==> flow/design.v <==
module sort_reg #(parameter DATA_WIDTH =8)(
    input logic clk,
    input logic rst,
    input logic clr,
    input logic GT_in,
    input logic [DATA_WIDTH-1:0] data_in,
    input logic [DATA_WIDTH-1:0] prev_data,
    input logic data_rdy,
    output logic [DATA_WIDTH-1:0] data_out,
    output logic GT
);
logic [DATA_WIDTH-1:0] data_out_d;
logic [DATA_WIDTH-1:0] data_out_q;
assign GT = (data_in >data_out_q);
assign data_out = data_out_q;
always_ff@(posedge clk or posedge rst)begin
    if(rst)begin
        data_out_q <= 'b0;
    end else if(clr) begin
        data_out_q <= 'b0;
    end else begin
        data_out_q <= data_out_d;
    end
end
always_comb begin
    if(data_rdy) begin
        if(GT && GT_in)begin
            data_out_d = prev_data;
        end else if(GT && !GT_in) begin
            data_out_d = data_in;
        end else begin
            data_out_d = data_out_q;
        end
    end else begin
        data_out_d = data_out_q;
    end
end
endmodule
module median_calc #(parameter POPSIZE = 100,DATA_WIDTH = 8)(
    input logic clk,
    input logic rst,
    input logic [DATA_WIDTH-1:0] data_in,
    input logic data_rdy,
    output [DATA_WIDTH-1:0] median,
    output data_vld
);
logic [DATA_WIDTH-1:0] data_out_array[POPSIZE:0];
logic GT_array[POPSIZE:0];
logic [$clog2(POPSIZE):0] counter_d;
logic [$clog2(POPSIZE):0] counter_q;
logic [DATA_WIDTH-1:0] median_d;
logic [DATA_WIDTH-1:0] median_q;
logic data_vld_q;
logic data_vld_d;
logic reg_rst;
logic [DATA_WIDTH-1:0] data_in_d;
logic [DATA_WIDTH-1:0] data_in_q;
logic data_rdy_d;
logic data_rdy_q;
logic reg_rst_d;
logic reg_rst_q;
assign reg_rst = reg_rst_q;
assign data_rdy_d = data_rdy;
assign data_in_d = data_in;
assign GT_array[POPSIZE] = 0;
assign data_vld = data_vld_q;
assign median = median_q;
genvar i;
generate
  for (i = 0; i < POPSIZE; i++) begin : instance_gen
    if (i == 0) begin
      sort_reg #(
        .DATA_WIDTH(DATA_WIDTH)
      ) instance_0 (
        .clk(clk),
        .rst(rst),
        .clr(reg_rst),
        .GT_in(1'b0),
        .data_in(data_in),
        .prev_data('b0),
        .data_out(data_out_array[0]),
        .GT(GT_array[0]),
        .data_rdy(data_rdy)
      );
    end else begin
      sort_reg #(
        .DATA_WIDTH(DATA_WIDTH)
      ) instance_i (
        .clk(clk),
        .rst(rst),
        .clr(reg_rst),
        .GT_in(GT_array[i-1]),  
        .data_in(data_in),
        .prev_data(data_out_array[i-1]),  
        .data_out(data_out_array[i]),
        .GT(GT_array[i]),
        .data_rdy(data_rdy)
      );
    end
  end
endgenerate
always_ff@(posedge clk or posedge rst)begin
    if(rst)begin
        counter_q <= 'b0;
        median_q <= 'b0;
        data_vld_q <= 'b0;
        data_in_q <= 'b0;
        data_rdy_q <='b0;
        reg_rst_q <= 'b0;
    end else begin
        data_in_q <=data_in_d;
        data_rdy_q <=data_rdy_d;
        counter_q <= counter_d;
        median_q <= median_d;
        data_vld_q <= data_vld_d;
        reg_rst_q <= reg_rst_d;
    end
end
always_comb begin
    reg_rst_d = 'b0;
        data_vld_d = 'b0;
        counter_d = counter_q;
        median_d = median_q;
        if (counter_q == POPSIZE) begin
            median_d = (POPSIZE % 2 == 0) ? data_out_array[POPSIZE/2 - 1] : data_out_array[POPSIZE/2];
            reg_rst_d = 'b1;
            data_vld_d = 'b1;
            counter_d = 'b0;
        end else if(counter_q == 0) begin
            reg_rst_d ='b0;
        end
        if (data_rdy) begin
            counter_d = counter_q + 1;
        end
    end
endmodule
# Reports on median_calc

The steps from the RTL of median_calc to its reports follow in flow order.
Line numbers count from 1 in the design file above.
Cell names lack the library's common part.
The mark - stands for no value.

Top module: median_calc
Clock: clk
Library: sky130hd
Library corner: tt_025C_1v80

# Word level

Yosys after proc, flatten, opt, wreduce and memory -nomap, before mapping. Print and check cells are not counted. Equal cells are merged and count once.

Flip-flop bits (word level): 417
Output and inout port bits: 9

Multiplexer cells: 202
Magnitude comparators: 50
Reduce/logical cells: 249
Add/subtract/negate cells: 1
Eq/ne operators: 1

Operators with widths:

| kind                                           | count |
| 2-to-1 mux 8 bit                               | 201 |
| > comparator 8 bit                             | 50 |
| nonzero test 3 bit                             | 49 |
| AND reduction 2 bit                            | 50 |
| logical AND 1 bit                              | 98 |
| logical NOT 1 bit                              | 49 |
| adder 8 x 1 -> 8 bit (second input constant)   | 1 |
| == test 8 x 7 -> 1 bit (second input constant) | 1 |
| nonzero test 2 bit                             | 3 |
| 2-to-1 mux 1 bit                               | 1 |

# Logic depth

Depth = most cells in a row (Yosys ltp): at word level without a register or memory, in the mapped netlist without a sequential cell, where the memories' decode and read muxes count.

Depth in word-level cells: 7
ABC_AREA: 0
Mapped depth: 12
Depth with buffers taken out: 8

# Netlist

Source: synth_stat.txt of the flow (Yosys; design flattened, memories mapped). It holds for the ABC_AREA given above (unset counts as 0); a run with the other value may have another netlist.

Mapped flip-flops: 417
Sequential part of the area: 0.010435 mm²
Chip area (Yosys): 0.0302928 mm²
Cell count: 3070

Cells by type:

| cell type | count | total area (µm²) |
| dfrtp_1   | 417   | 1.04E+04 |
| ha_1      | 402   | 5.03E+03 |
| mux2i_1   | 200   | 2001.92 |
| o2bb2ai_1 | 192   | 1.68E+03 |
| o221ai_1  | 184   | 1.61E+03 |
| inv_1     | 380   | 1.43E+03 |
| nand4b_1  | 160   | 1.4E+03 |
| nand3_1   | 210   | 1.05E+03 |
| nand4_1   | 141   | 882.096 |
| a21oi_1   | 163   | 815.782 |
| o211ai_1  | 57    | 427.91 |
| buf_2     | 81    | 405.389 |
| a21oi_4   | 24    | 390.374 |
| nor2b_1   | 49    | 306.544 |
| nand2_1   | 74    | 277.766 |
| clkbuf_1  | 67    | 251.491 |
| o32a_1    | 24    | 240.23 |
| a21o_1    | 29    | 217.709 |

Not listed: further types 33, cells in them 216.
The figures by module come from a second, unflattened synthesis with its own total; it is not the netlist above.

Cells (unflattened synthesis): 3561
Area (unflattened synthesis): 0.0360408 mm²

Rows give one instance, submodules left out.

By module:

| module                   | sequential area (mm²) | times used | cells | area (mm²) |
| sort_reg #(DATA_WIDTH=8) | 0.0002002             | 50         | 70    | 0.0007057 |
| median_calc              | 0.0004254             | 1          | 61    | 0.000757 |

# Path before layout

Path of least setup slack by OpenSTA after synthesis, without wires, with an ideal clock, recovery checks aside; 20% of the period is set as input and as output delay. Where synthesis merged equal registers, the netlist keeps one of their names.

Path kind: input to register
From: input data_in[0]
To: register instance_gen[0].genblk1.instance_0.data_out_q[0]
Time at the first pin: 0.700 ns
Setup slack: -0.021 ns
Setup time: 0.121 ns
Required time: 3.379 ns
External input delay: 0.700 ns
Stages: 12
Arrival: 3.400 ns
Path buffers: 4
Path delay: 2.821 ns
Period: 3.5 ns
Period reached after synthesis: 3.521 ns

"path delay" = arrival - input delay + setup time.
"stages" counts driving pins, that of a launching flip-flop among them; a cell with two outputs on the path counts twice.
"period reached after synthesis" = period - worst setup slack (recovery checks aside). The figure is calculated, with input and output delays left at 20% of the set period.
Between the ends stands the longest chain of elaborated cells between them, by number of cells; it is not shown to be the way that was timed. Of several equally long chains one is given.
A line is the first line of the expression or statement that the cell stems from. Yosys adds cells for indexed reads and writes and turns some case tables into memories.
At most two assigning lines are given for a register; there are more.

Path through: clkbuf_1 > clkbuf_1 > inv_1 > ha_1 > nor2b_4 > o211ai_2 > a21oi_1 > o32a_1 > buf_6 > and2_4 > buf_6 > a22o_1
Cells in the longest elaborated chain: 4

Ends and longest elaborated chain, post-synthesis:

| what               | RTL line | source |
| start: declaration | 42       | `input logic [DATA_WIDTH-1:0] data_in,` |
| > comparator 8 bit | 14       | `assign GT = (data_in >data_out_q);` |
| 2-to-1 mux 8 bit   | 29       | `end else if(GT && !GT_in) begin` |
| 2-to-1 mux 8 bit   | 26       | `if(data_rdy) begin` |
| 2-to-1 mux 8 bit   | 19       | `end else if(clr) begin` |
| end: assignment    | 18       | `data_out_q <= 'b0;` |
| end: assignment    | 22       | `data_out_q <= data_out_d;` |
| end: declaration   | 13       | `logic [DATA_WIDTH-1:0] data_out_q;` |

# Timing after layout

From the final timing report of run A: the path of least setup slack in the routed layout; clock arrival at registers is part of the times.

Path kind: input to register
From: input data_in[1]
To: register instance_gen[19].genblk1.instance_i.data_out_q[4]
Period: 3.69 ns
Time at the first pin: 0.74 ns
External input delay: 0.74 ns
Setup slack: 0.99 ns
Arrival: 3.29 ns
Stages: 9
Path buffers: 2
Required time: 4.27 ns
Setup time: 0.07 ns

Between the ends stands the longest chain of elaborated cells between them, by number of cells; it is not shown to be the way that was timed. Of several equally long chains one is given.
At most two assigning lines are given for a register; there are more.

Path through: buf_4 > buf_4 > ha_1 > nor2b_1 > o211ai_1 > a21oi_1 > o32a_1 > nand2_1 > o2bb2ai_1
Cells in the longest elaborated chain: 7

Ends and longest elaborated chain, after layout:

| what               | RTL line | source |
| start: declaration | 42       | `input logic [DATA_WIDTH-1:0] data_in,` |
| > comparator 8 bit | 14       | `assign GT = (data_in >data_out_q);` |
| logical NOT 1 bit  | 29       | `end else if(GT && !GT_in) begin` |
| logical AND 1 bit  | 29       |  |
| 2-to-1 mux 8 bit   | 29       |  |
| 2-to-1 mux 8 bit   | 27       | `if(GT && GT_in)begin` |
| 2-to-1 mux 8 bit   | 26       | `if(data_rdy) begin` |
| 2-to-1 mux 8 bit   | 19       | `end else if(clr) begin` |
| end: assignment    | 18       | `data_out_q <= 'b0;` |
| end: assignment    | 22       | `data_out_q <= data_out_d;` |
| end: declaration   | 13       | `logic [DATA_WIDTH-1:0] data_out_q;` |

Add stored flow runs of median_calc

Top module median_calc; platform sky130hd; tools Yosys and OpenROAD; 6 stored runs in no particular order. Input and output delays are each 20% of the period that was set; the output load is 0.01 pF.
"reached clock period" means the clock period less the worst setup slack. The figure is calculated, with input and output delays left at 20% of the set period.
"critical setup path time" = time allowed to the worst setup path (clock period - input delay - output delay, where it has them) - its slack; a late launch clock adds to it, a late capture clock takes from it.
By "total power of the final layout" is meant OpenSTA's value without simulated activity: inputs other than the clock are taken to toggle once in ten clock periods, and the tool carries that through the logic.
Among the settings, n/a means not set for that run.
A result given as n/a is not shown for that run.

| item                                  | run A             | run B              | run C | run D              | run E              | run F             |
| CAP_MARGIN                            | 0                 | 20                 | 20    | 20                 | 20                 | 10                |
| CELL_PAD_IN_SITES_DETAIL_PLACEMENT    | 1                 | n/a                | 1     | n/a                | n/a                | 1                 |
| CORE_MARGIN                           | 7                 | 2                  | 2     | 2                  | 2                  | 2                 |
| CORE_UTILIZATION                      | 16                | 19                 | 65    | 40                 | 40                 | 58                |
| CTS_CLUSTER_DIAMETER                  | 95                | n/a                | 75    | n/a                | n/a                | 75                |
| CTS_CLUSTER_SIZE                      | 31                | n/a                | n/a   | n/a                | n/a                | n/a               |
| GPL_ROUTABILITY_DRIVEN                | 0                 | n/a                | 0     | n/a                | n/a                | 0                 |
| MAX_ROUTING_LAYER                     | met4              | met4               | met4  | n/a                | n/a                | n/a               |
| PLACE_DENSITY_LB_ADDON                | 0.28              | n/a                | n/a   | n/a                | n/a                | n/a               |
| SETUP_SLACK_MARGIN                    | -0.04             | 0.47               | 0.3   | n/a                | n/a                | 0.3               |
| TNS_END_PERCENT                       | 95                | n/a                | n/a   | n/a                | n/a                | n/a               |
| period_ns                             | 3.69              | 3.55               | 3.38  | 3.5                | 2.86               | 3.5               |
| SLEW_MARGIN                           | 20                | 20                 | 5     | 20                 | 20                 | 30                |
| GPL_TIMING_DRIVEN                     | n/a               | 1                  | n/a   | n/a                | n/a                | n/a               |
| PLACE_DENSITY                         | n/a               | 0.83               | 0.6   | 0.6                | 0.6                | 0.6               |
| CELL_PAD_IN_SITES_GLOBAL_PLACEMENT    | n/a               | n/a                | 2     | n/a                | n/a                | n/a               |
| CORE_ASPECT_RATIO                     | n/a               | n/a                | 1.31  | n/a                | n/a                | n/a               |
| HOLD_SLACK_MARGIN                     | n/a               | n/a                | 0.12  | n/a                | n/a                | 0.19              |
| utilization after layout (%)          | 18.6              | 22.5               | n/a   | 44.7               | 47.2               | 65.0              |
| Yosys chip area after synthesis (mm²) | 0.0302928         | 0.0302928          | n/a   | 0.0302928          | 0.0302928          | 0.0302928         |
| standard-cell area after layout (mm²) | 0.0350011         | 0.0356805          | n/a   | 0.0334208          | 0.0352238          | 0.0335009         |
| total power of the final layout (uW)  | 25191             | 27691              | n/a   | 27202              | 35134              | 28278             |
| reached clock period (ns)             | 2.705             | 2.955              | n/a   | 2.873              | 2.581              | 2.845             |
| worst setup slack after layout (ns)   | 0.985             | 0.595              | n/a   | 0.627              | 0.279              | 0.655             |
| summed negative setup slack (ns)      | 0.000             | 0.000              | n/a   | 0.000              | 0.000              | 0.000             |
| total die area (mm²)                  | 0.201709          | 0.162647           | n/a   | 0.0779498          | 0.0779498          | 0.0540725         |
| critical setup path time (ns)         | 1.97              | 2.25               | n/a   | 2.17               | 2.01               | 2.14              |
| kind of the worst setup path          | input to register | register to output | n/a   | register to output | register to output | input to register |

Run C: did not finish, placement stopped with GPL-0301
